==> flow/design.v <==
module regfile #(
    parameter width = 16, 
    parameter num_regs = 16, 
    parameter num_inputs = 4,
    parameter total_inputs = num_inputs + num_inputs)(
    input wire clk,
    input wire reset,
    input wire ren,
    output reg [(total_inputs+1)*width-1:0] r_data,
    output reg r_data_vld,
    input wire wen1,
    input wire [num_inputs*width-1:0] w_data1,
    output reg wr_ack1,
    input wire wen2,
    input wire [num_inputs*width-1:0] w_data2,
    output reg wr_ack2,
    input wire wen3,
    input wire [width-1:0] w_data3,
    output reg wr_ack3
);
    reg [width-1:0] registers [0:num_regs-1];
    always @(*) begin
        if (ren) begin
            for (int i = 0; i <= total_inputs; i += 1 ) begin
                r_data[i*width +: width] = registers[i];  
            end
            r_data_vld = 1'b1;
        end else begin
            for (int i = 0; i <= total_inputs; i += 1) begin
                r_data[i*width +: width] = {width{1'b0}};  
            end
            r_data_vld = 1'b0;
        end
    end
    always @(posedge clk) begin
        wr_ack1 <= 1'b0;
        wr_ack2 <= 1'b0;
        wr_ack3 <= 1'b0;
        if (reset) begin
            for (int i = 0; i < num_regs; i = i + 1) begin
                registers[i] <= {width{1'b0}};
            end
        end else if (!ren) begin
            if (wen1) begin
                for (int i = 0; i < num_inputs; i += 1) begin
                    registers[i] <= w_data1[i*width +: width]; 
                end
                wr_ack1 <= 1'b1;
            end
            if (wen2) begin
                for (int i = 0; i < num_inputs; i += 1) begin
                    registers[i + num_inputs] <= w_data2[i*width +: width]; 
                end
                wr_ack2 <= 1'b1;
            end
            if (wen3) begin
                registers[total_inputs] <= w_data3;
                wr_ack3 <= 1'b1;
            end
        end
    end
endmodule
`timescale 1ns/1ps
module mem #(
    parameter width = 16,
    parameter num_regs = 16,
    parameter num_inputs = 4,
    parameter total_inputs = num_inputs + num_inputs
) (
    input wire clk,
    input wire reset,
    input wire on_off,  
    input wire write_en1,  
    output reg write_rdy1,
    input wire [num_inputs*width-1:0] w_data_in1,
    output wire write_ack1,
    input wire write_en2,  
    output reg write_rdy2,
    input wire [num_inputs*width-1:0] w_data_in2,
    output wire write_ack2,
    input wire write_en3,  
    output reg write_rdy3,
    input wire [width-1:0] w_data_in3,
    output wire write_ack3,
    output wire [width-1:0] config_in,
    output wire [total_inputs*width-1:0] adder_inputs,
    output wire on_off_vector_fu,  
    output wire r_data_vld
);
    reg write_reg_en1, write_reg_en2, write_reg_en3;
    wire [(total_inputs+1)*width-1:0] r_data_out;
    wire read_reg_en, writing;
    wire write_ack_wire1, write_ack_wire2, write_ack_wire3;
    always @(posedge clk) begin
        if (reset) begin
            write_reg_en1 <= 0;
            write_reg_en2 <= 0;
            write_reg_en3 <= 0;
            write_rdy1 <= 1'b1;
            write_rdy2 <= 1'b1;
            write_rdy3 <= 1'b1;
        end else begin
            write_reg_en1 <= 0;
            write_reg_en2 <= 0;
            write_reg_en3 <= 0;
            if (!on_off) begin
                write_rdy1 <= (!write_en1) ? 1'b1 : 1'b0;
                write_rdy2 <= (!write_en2) ? 1'b1 : 1'b0;
                write_rdy3 <= (!write_en3) ? 1'b1 : 1'b0;
                if (write_en1 && !write_ack1) 
                    write_reg_en1 <= 1;
                if (write_en2 && !write_ack2) 
                    write_reg_en2 <= 1;
                if (write_en3 && !write_ack3) 
                    write_reg_en3 <= 1;
            end else begin
                write_rdy1 <= 1'b0;
                write_rdy2 <= 1'b0;
                write_rdy3 <= 1'b0;
            end
        end
    end
    assign writing = (write_en1 || write_en2 || write_en3);
    assign write_ack1 = write_ack_wire1;
    assign write_ack2 = write_ack_wire2;
    assign write_ack3 = write_ack_wire3;
    assign on_off_vector_fu = on_off && !writing;
    assign read_reg_en = on_off_vector_fu;
    assign config_in = r_data_out[total_inputs*width +: width];
    genvar i;
    generate
        for (i = 0; i < total_inputs; i = i + 1) begin
            assign adder_inputs[i*width +: width] = r_data_out[i*width +: width];
        end
    endgenerate
    regfile #(
        .width(width),
        .num_regs(num_regs),
        .num_inputs(num_inputs)
    ) regfile1 (
        .clk(clk),
        .reset(reset),
        .ren(read_reg_en),
        .r_data(r_data_out),
        .r_data_vld(r_data_vld),
        .wen1(write_reg_en1),
        .w_data1(w_data_in1),
        .wr_ack1(write_ack_wire1),
        .wen2(write_reg_en2),
        .w_data2(w_data_in2),
        .wr_ack2(write_ack_wire2),
        .wen3(write_reg_en3),
        .w_data3(w_data_in3),
        .wr_ack3(write_ack_wire3)
    );
endmodule
module half_adder #(parameter width = 16) (
    input wire clk,
    input wire reset,
    input wire [width-1:0] a,
    input wire [width-1:0] b,
    output reg [width-1:0] c,
    output reg carry_out,
    output reg ack,
    input wire on_off
);
    always @(posedge clk) begin
        if (reset || !on_off) begin
            c <= {width{1'b0}};
            carry_out <= 1'b0;
            ack <= 1'b0;
        end else begin
            {carry_out, c} = a + b;
            ack <= 1'b1;
        end
    end
endmodule
module full_adder #(parameter width = 16) (
    input wire clk,
    input wire reset,
    input wire [width-1:0] a,
    input wire [width-1:0] b,
    input wire carry_in,
    output reg [width-1:0] c,
    output reg carry_out,
    output reg ack,
    input wire carry_listen,
    input wire on_off
);
    always @(posedge clk) begin
        if (reset || !on_off) begin
            c <= {width{1'b0}};
            carry_out <= 1'b0;
            ack <= 1'b0;
        end else begin
            if (carry_listen) begin
                {carry_out, c} = a + b + carry_in;
                ack <= 1'b1;
            end else begin
                {carry_out, c} = a + b;
                ack <= 1'b1;
            end
        end
    end
endmodule
`timescale 1ns/1ps
module adder_fu #(
    parameter width = 16,
    parameter num_inputs = 4,
    parameter total_inputs = num_inputs + num_inputs
) (
    input wire clk,
    input wire reset,
    input wire [total_inputs*width-1:0] inputs,
    input wire on_off,
    input wire [15:0] config_in,
    output wire [num_inputs*width-1:0] outputs,
    output wire [3:0] dest_info,
    output wire ack
);
    wire carry1, carry2, carry3, carry4;
    wire ack1, ack2, ack3, ack4;
    reg a1_on_off, a2_on_off, a3_on_off, a4_on_off;
    wire [1:0] adder_config;
    assign adder_config = config_in[1:0];
    assign dest_info = config_in[5:2];
    always @(posedge clk) begin
        if (reset) begin
            a1_on_off <= 1'b0;
            a2_on_off <= 1'b0;
            a3_on_off <= 1'b0;
            a4_on_off <= 1'b0;
        end else if (on_off) begin
            case (adder_config)
                2'd0: begin  
                    a1_on_off <= 1'b1;
                    a2_on_off <= 1'b1;
                    a3_on_off <= 1'b1;
                    a4_on_off <= 1'b1;
                end
                2'd1: begin  
                    a1_on_off <= 1'b1;
                    a2_on_off <= a1_on_off;
                    a3_on_off <= 1'b1;
                    a4_on_off <= a3_on_off;
                end
                2'd3: begin  
                    a1_on_off <= 1'b1;
                    a2_on_off <= a1_on_off;
                    a3_on_off <= a2_on_off;
                    a4_on_off <= a3_on_off;
                end
                default: begin
                    a1_on_off <= 1'b0;
                    a2_on_off <= 1'b0;
                    a3_on_off <= 1'b0;
                    a4_on_off <= 1'b0;
                end
            endcase
        end else begin
                a1_on_off <= 1'b0;
                a2_on_off <= 1'b0;
                a3_on_off <= 1'b0;
                a4_on_off <= 1'b0;
        end
    end
    assign ack = ack4;
    half_adder #( .width(width) ) adder1 (
        .clk(clk),
        .reset(reset),
        .a(inputs[0*width +: width]),
        .b(inputs[4*width +: width]),
        .c(outputs[0*width +: width]),
        .carry_out(carry1),
        .ack(ack1),
        .on_off(a1_on_off)
    );
    full_adder #( .width(width) ) adder2 (
        .clk(clk),
        .reset(reset),
        .a(inputs[1*width +: width]),
        .b(inputs[5*width +: width]),
        .c(outputs[1*width +: width]),
        .carry_in(carry1),
        .carry_out(carry2),
        .carry_listen(config_in[0]),
        .on_off(a2_on_off),
        .ack(ack2)
    );
    full_adder #( .width(width) ) adder3 (
        .clk(clk),    
        .reset(reset),
        .a(inputs[2*width +: width]),
        .b(inputs[6*width +: width]),
        .c(outputs[2*width +: width]),
        .carry_in(carry2),
        .carry_out(carry3),
        .carry_listen(config_in[1]),
        .on_off(a3_on_off),
        .ack(ack3)
    );
    full_adder #( .width(width) ) adder4 (
        .clk(clk),
        .reset(reset),
        .a(inputs[3*width +: width]),
        .b(inputs[7*width +: width]),
        .c(outputs[3*width +: width]),
        .carry_in(carry3),
        .carry_out(carry4),
        .carry_listen(config_in[0]),
        .on_off(a4_on_off),
        .ack(ack4)
    );
endmodule
`timescale 1ns/1ps
module v_tile #(
    parameter width = 16,  
    parameter num_inputs = 4,  
    parameter num_regs = 16,  
    parameter total_inputs = num_inputs + num_inputs  
) (
    input wire clk,
    input wire reset,
    input wire on_off,  
    input wire write_en1,  
    output wire write_rdy1,
    input wire [num_inputs*width-1:0] w_data_in1,  
    output wire write_ack1,
    input wire write_en2,  
    output wire write_rdy2,
    input wire [num_inputs*width-1:0] w_data_in2,  
    output wire write_ack2,
    input wire write_en3,  
    output wire write_rdy3,
    input wire [width-1:0] w_data_in3,
    output wire write_ack3,
    output wire [num_inputs*width-1:0] adder_outputs,  
    output wire [3:0] dest_info,
    output wire adder_ack
);
    wire [total_inputs*width-1:0] adder_inputs;
    wire on_off_vector_fu;
    wire [15:0] config_in;
    mem #(
        .width(width),
        .num_regs(num_regs),
        .num_inputs(num_inputs)
    ) mem_inst (
        .clk(clk),
        .reset(reset),
        .on_off(on_off),
        .write_en1(write_en1),
        .write_rdy1(write_rdy1),
        .w_data_in1(w_data_in1),
        .write_ack1(write_ack1),
        .write_en2(write_en2),
        .write_rdy2(write_rdy2),
        .w_data_in2(w_data_in2),
        .write_ack2(write_ack2),
        .write_en3(write_en3),
        .write_rdy3(write_rdy3),
        .w_data_in3(w_data_in3),
        .write_ack3(write_ack3),
        .config_in(config_in),
        .adder_inputs(adder_inputs),
        .on_off_vector_fu(on_off_vector_fu)
    );
    adder_fu #(
        .width(width),
        .num_inputs(num_inputs)
    ) adder_fu_inst (
        .clk(clk),
        .reset(reset),
        .inputs(adder_inputs),  
        .on_off(on_off_vector_fu),  
        .config_in(config_in),
        .outputs(adder_outputs),
        .dest_info(dest_info),
        .ack(adder_ack)
    );
endmodule
From RTL to reports: v_tile
Tool output for the design above, in the order of the flow. Lines are those of the file above, counted from 1. Operators carry their Yosys type and port widths (W data, S select, Z words). Cell names lack the library's common part. The mark - stands for no value.

Design top: v_tile. Clock input: clk. Cell library: sky130hd. Library corner: tt_025C_1v80.

After elaboration
Source: Yosys, flattened and elaborated. Widths are those after wreduce. Registers that Yosys merges into a memory's read port (data or address) are not register bits. Print and check cells do not count. Equal cells are merged and count once.

Output and inout port bits: 75. For elaborated cells the number is 97. Under register bits stands 215.

The figure for add/sub/neg operators is 7. The figure for bitwise gates (word level) is 1. The entry for eq/ne operators reads 2. The entry for reductions and logical operators reads 28. Muxes and demuxes: 29.

Operators by type and width (count): $mux W16 (9); $add A16 B16 Y17 (3); $add A17 B1 Y17 (2); $mux W17 (2); $add A16 B1 Y16 (1); $add A16 B16 Y16 (1); $mux W1 (14); $reduce_or A2 Y1 (5); $logic_not A1 Y1 (8); $logic_or A1 B1 Y1 (6); $reduce_and A2 Y1 (3); $mux W6 (1); $pmux W1 S2 (3); $logic_and A1 B1 Y1 (4); $reduce_or A3 Y1 (1); $eq A2 B1 Y1 const B (1); $eq A2 B2 Y1 const B (1); $logic_not A2 Y1 (1); $not A1 Y1 (1).

Logic depth
Yosys ltp: most cells in a row. Word level: on the elaborated netlist, between registers, memories and ports. Mapped: between sequential cells and ports; inverters and the memories' decode and read muxes count.

Under depth after elaboration stands 8. Under ABC_AREA stands 0. The entry for mapped depth reads 15. Under depth with buffers taken out stands 13.

After synthesis
The flow's flattened synthesis, as Yosys stat reports it; memories are mapped. The netlist is that of the ABC_AREA named above (0 if unset); the other value can give another one. Totals and module areas in this step are rounded.

Sequential part of the area: 4300 sq um. For buffers the number is 74. For flip-flops the number is 215. Under mapped cells stands 1483. The entry for cell area after synthesis reads 12000 sq um.

Cells by type: dfxtp_1 (count 215, area in all 4.3E+03 sq um); nand2_1 (count 316, area in all 1.19E+03 sq um); a21oi_1 (count 185, area in all 925.888 sq um); and2_1 (count 140, area in all 875.84 sq um); ha_1 (count 69, area in all 863.328 sq um); nor2_1 (count 88, area in all 330.317 sq um); xor2_1 (count 32, area in all 280.269 sq um); xnor2_1 (count 31, area in all 271.51 sq um); clkbuf_1 (count 69, area in all 258.998 sq um); a21o_1 (count 25, area in all 187.68 sq um); nor3_1 (count 33, area in all 165.158 sq um); nand3_1 (count 31, area in all 155.149 sq um); o21ai_0 (count 27, area in all 135.13 sq um); o21a_1 (count 14, area in all 105.101 sq um); a211oi_1 (count 12, area in all 90.086 sq um); inv_1 (count 23, area in all 86.333 sq um); fa_1 (count 4, area in all 80.077 sq um); o211ai_1 (count 10, area in all 75.072 sq um).

Other cell types: 57; their cells: 159. The figures by module come from a second, unflattened synthesis with its own total; it is not the netlist above.

The figure for cell total of the unflattened synthesis is 1601. For area (unflattened synthesis) the number is 14000 sq um.

Each row is one instance without its submodules.

Modules: regfile (instances 1, area 7600 sq um, cells 824); full_adder #(width=16) (instances 3, area 1700 sq um, cells 200); half_adder #(width=16) (instances 1, area 1300 sq um, cells 146); mem (instances 1, area 180 sq um, cells 13); adder_fu (instances 1, area 160 sq um, cells 18); v_tile (instances 1, area 0.0 sq um, cells 0).

Timing after synthesis
OpenSTA on the mapped netlist: ideal clock, no wires. The path of least setup slack (recovery checks aside). Input and output delay are each 20% of the period. Register names are those of the netlist, which keeps one name where synthesis merged equal registers.

Path kind: input -> register. Start: in write_en3. End: reg adder_fu_inst.adder3.carry_out. For clock period the number is 4.5 ns. The entry for library setup time reads 0.123 ns. The figure for stages is 14. The figure for time at the first pin is 0.900 ns. The entry for slack reads 0.126 ns. Under path buffers stands 3. Under arrival time stands 4.250 ns. For data required time the number is 4.377 ns. Under delay of the path stands 3.473 ns. The entry for period reached after synthesis reads 4.374 ns.

"delay of the path" is the arrival time less input delay plus setup time. "stages": output pins that drive a net of the path, with the launching flip-flop's if there is one; two outputs of one cell count as two. "period reached after synthesis" = period - worst setup slack (recovery checks aside). The figure is calculated, with input and output delays left at 20% of the set period. Between the ends stands the longest chain of elaborated cells between them, by number of cells; it is not shown to be the way that was timed. Of several equally long chains one is given. A line is the first line of the expression or statement that the cell stems from. Yosys adds cells for indexed reads and writes and turns some case tables into memories.

Path through: nor4b_2 > buf_2 > clkbuf_1 > clkbuf_1 > and2_1 > ha_1 > a211o_1 > a211o_1 > a2111oi_1 > a211oi_1 > a31oi_4 > nand2_1 > nor4_2 > mux2_1. The figure for length of the longest elaborated chain is 7. For elaborated cells on any way between the ends the number is 9. Those cells by class: add/sub: 2; mux: 4; reduce/logical: 3.

RTL lines, path post-synthesis: start: declaration (RTL line 333) `input wire write_en3,`; $logic_or A1 B1 Y1 (RTL line 123) `assign writing = (write_en1 || write_en2 || write_en3);`; $logic_not A1 Y1 (RTL line 127) `assign on_off_vector_fu = on_off && !writing;`; $logic_and A1 B1 Y1 (RTL line 127); $mux W16 (RTL line 23) `if (ren) begin`; $add A16 B16 Y17 (RTL line 197) `{carry_out, c} = a + b + carry_in;`; $add A17 B1 Y17 (RTL line 197); $mux W17 (RTL line 196) `if (carry_listen) begin`; end: assignment (RTL line 193) `carry_out <= 1'b0;`; end: declaration (RTL line 185) `output reg carry_out,`.

Path in the finished layout
From the final timing report of record 1: the path of least setup slack in the routed layout; clock arrival at registers is part of the times.

Path kind: input -> register. Start: in on_off. End: reg adder_fu_inst.adder2.carry_out. The entry for slack reads 2.05 ns. Under path buffers stands 2. The entry for library setup time reads 0.10 ns. The figure for stages is 13. The figure for time at the first pin is 1.49 ns. For data required time the number is 7.83 ns. Under arrival time stands 5.78 ns. For clock period the number is 7.45 ns.

Between the ends stands the longest chain of elaborated cells between them, by number of cells; it is not shown to be the way that was timed. Of several equally long chains one is given.

Path through: clkdlybuf4s50_1 > nor4b_4 > buf_12 > and2_1 > ha_1 > a211oi_1 > o21ai_1 > a41o_1 > xnor2_1 > and4bb_1 > nand4_2 > o31a_1 > nor3_1. The figure for length of the longest elaborated chain is 5. For elaborated cells on any way between the ends the number is 7. Those cells by class: add/sub: 2; mux: 4; reduce/logical: 1.

RTL lines, path after layout: start: declaration (RTL line 324) `input wire on_off,`; $logic_and A1 B1 Y1 (RTL line 127) `assign on_off_vector_fu = on_off && !writing;`; $mux W16 (RTL line 23) `if (ren) begin`; $add A16 B16 Y17 (RTL line 197) `{carry_out, c} = a + b + carry_in;`; $add A17 B1 Y17 (RTL line 197); $mux W17 (RTL line 196) `if (carry_listen) begin`; end: assignment (RTL line 193) `carry_out <= 1'b0;`; end: declaration (RTL line 185) `output reg carry_out,`.

Subject: flow runs of v_tile

Hi,

Below are 2 stored runs of the flow (Yosys, OpenROAD; platform sky130hd) on v_tile, each with its settings and what was measured, unordered. Constraints: input delay and output delay 20% of the set period each, output load 0.01 pF. "allowed time less slack (worst setup path)" is the time allowed to the run's worst setup path (the clock period less input and output delay, where it has them) less its slack. Clock arrival times count: a late capture clock shortens it, a late launch clock lengthens it. "total power of the final layout" rests on the timing tool's default activity at the inputs, not on a simulated workload. Measured values are rounded.

Files of record 1:
==> flow/run.sh <==
#!/bin/bash
# the make line also repeats the synthesis and layout settings of config.mk as NAME=value (left out here)
make -C /OpenROAD-flow-scripts/flow DESIGN_CONFIG=/design/flow/config.mk WORK_HOME=/design/flow/orfs CLKGATE_MAP_FILE= finish
==> flow/config.mk <==
export PLATFORM = sky130hd
export DESIGN_NAME = v_tile
export DESIGN_NICKNAME = v_tile
export VERILOG_FILES = /design/flow/design.v
export SDC_FILE = /design/flow/constraint.sdc
export NUM_CORES = 4
export LEC_CHECK = 0
export ABC_AREA = 0
export CAP_MARGIN = 20
export CELL_PAD_IN_SITES_DETAIL_PLACEMENT = 0
export CELL_PAD_IN_SITES_GLOBAL_PLACEMENT = 2
export CORE_ASPECT_RATIO = 0.54
export CORE_MARGIN = 7
export CORE_UTILIZATION = 35
export CTS_CLUSTER_DIAMETER = 189
export CTS_CLUSTER_SIZE = 90
export GPL_ROUTABILITY_DRIVEN = 1
export MAX_ROUTING_LAYER = met5
export PLACE_DENSITY_LB_ADDON = 0.23
export SETUP_SLACK_MARGIN = -0.37
export SLEW_MARGIN = 40
export TNS_END_PERCENT = 45
==> flow/constraint.sdc <==
create_clock -name core_clock -period 7.45 [get_ports {clk}]
set_input_delay 1.4900 -clock core_clock [delete_from_list [all_inputs] [get_ports {clk}]]
set_output_delay 1.4900 -clock core_clock [all_outputs]
set_load 0.01 [all_outputs]

Results of record 1. For the setup slack of the worst path the run shows 2.1 ns. For the standard-cell area of the final layout the run shows 14,000 sq um. The setup TNS comes to 0.000 ns. The area of the synthesized netlist is 12,000 sq um. For the total power of the final layout the run shows 1.9 mW. The measured area inside the die boundary is 39,000 sq um. The allowed time less slack (worst setup path) comes to 3.91 ns. Critical path kind: input -> register.

Files of record 2:
==> flow/run.sh <==
#!/bin/bash
# the make line also repeats the synthesis and layout settings of config.mk as NAME=value (left out here)
make -C /OpenROAD-flow-scripts/flow DESIGN_CONFIG=/design/flow/config.mk WORK_HOME=/design/flow/orfs CLKGATE_MAP_FILE= finish
==> flow/config.mk <==
export PLATFORM = sky130hd
export DESIGN_NAME = v_tile
export DESIGN_NICKNAME = v_tile
export VERILOG_FILES = /design/flow/design.v
export SDC_FILE = /design/flow/constraint.sdc
export NUM_CORES = 4
export LEC_CHECK = 0
export CAP_MARGIN = 0
export CELL_PAD_IN_SITES_GLOBAL_PLACEMENT = 0
export CORE_MARGIN = 2
export CORE_UTILIZATION = 26
export CTS_CLUSTER_SIZE = 23
export MAX_ROUTING_LAYER = met4
export MIN_ROUTING_LAYER = met1
export PLACE_DENSITY_LB_ADDON = 0.21
export SETUP_SLACK_MARGIN = -0.4
export SLEW_MARGIN = 20
==> flow/constraint.sdc <==
create_clock -name core_clock -period 6.64 [get_ports {clk}]
set_input_delay 1.3280 -clock core_clock [delete_from_list [all_inputs] [get_ports {clk}]]
set_output_delay 1.3280 -clock core_clock [all_outputs]
set_load 0.01 [all_outputs]

Results of record 2. The allowed time less slack (worst setup path) comes to 4.13 ns. Critical path kind: input -> register. For the setup slack of the worst path the run shows 1.2 ns. For the total power of the final layout the run shows 2.9 mW. The area of the synthesized netlist is 12,000 sq um. For the standard-cell area of the final layout the run shows 15,000 sq um. The measured area inside the die boundary is 46,000 sq um. The setup TNS comes to 0.000 ns.

Regards
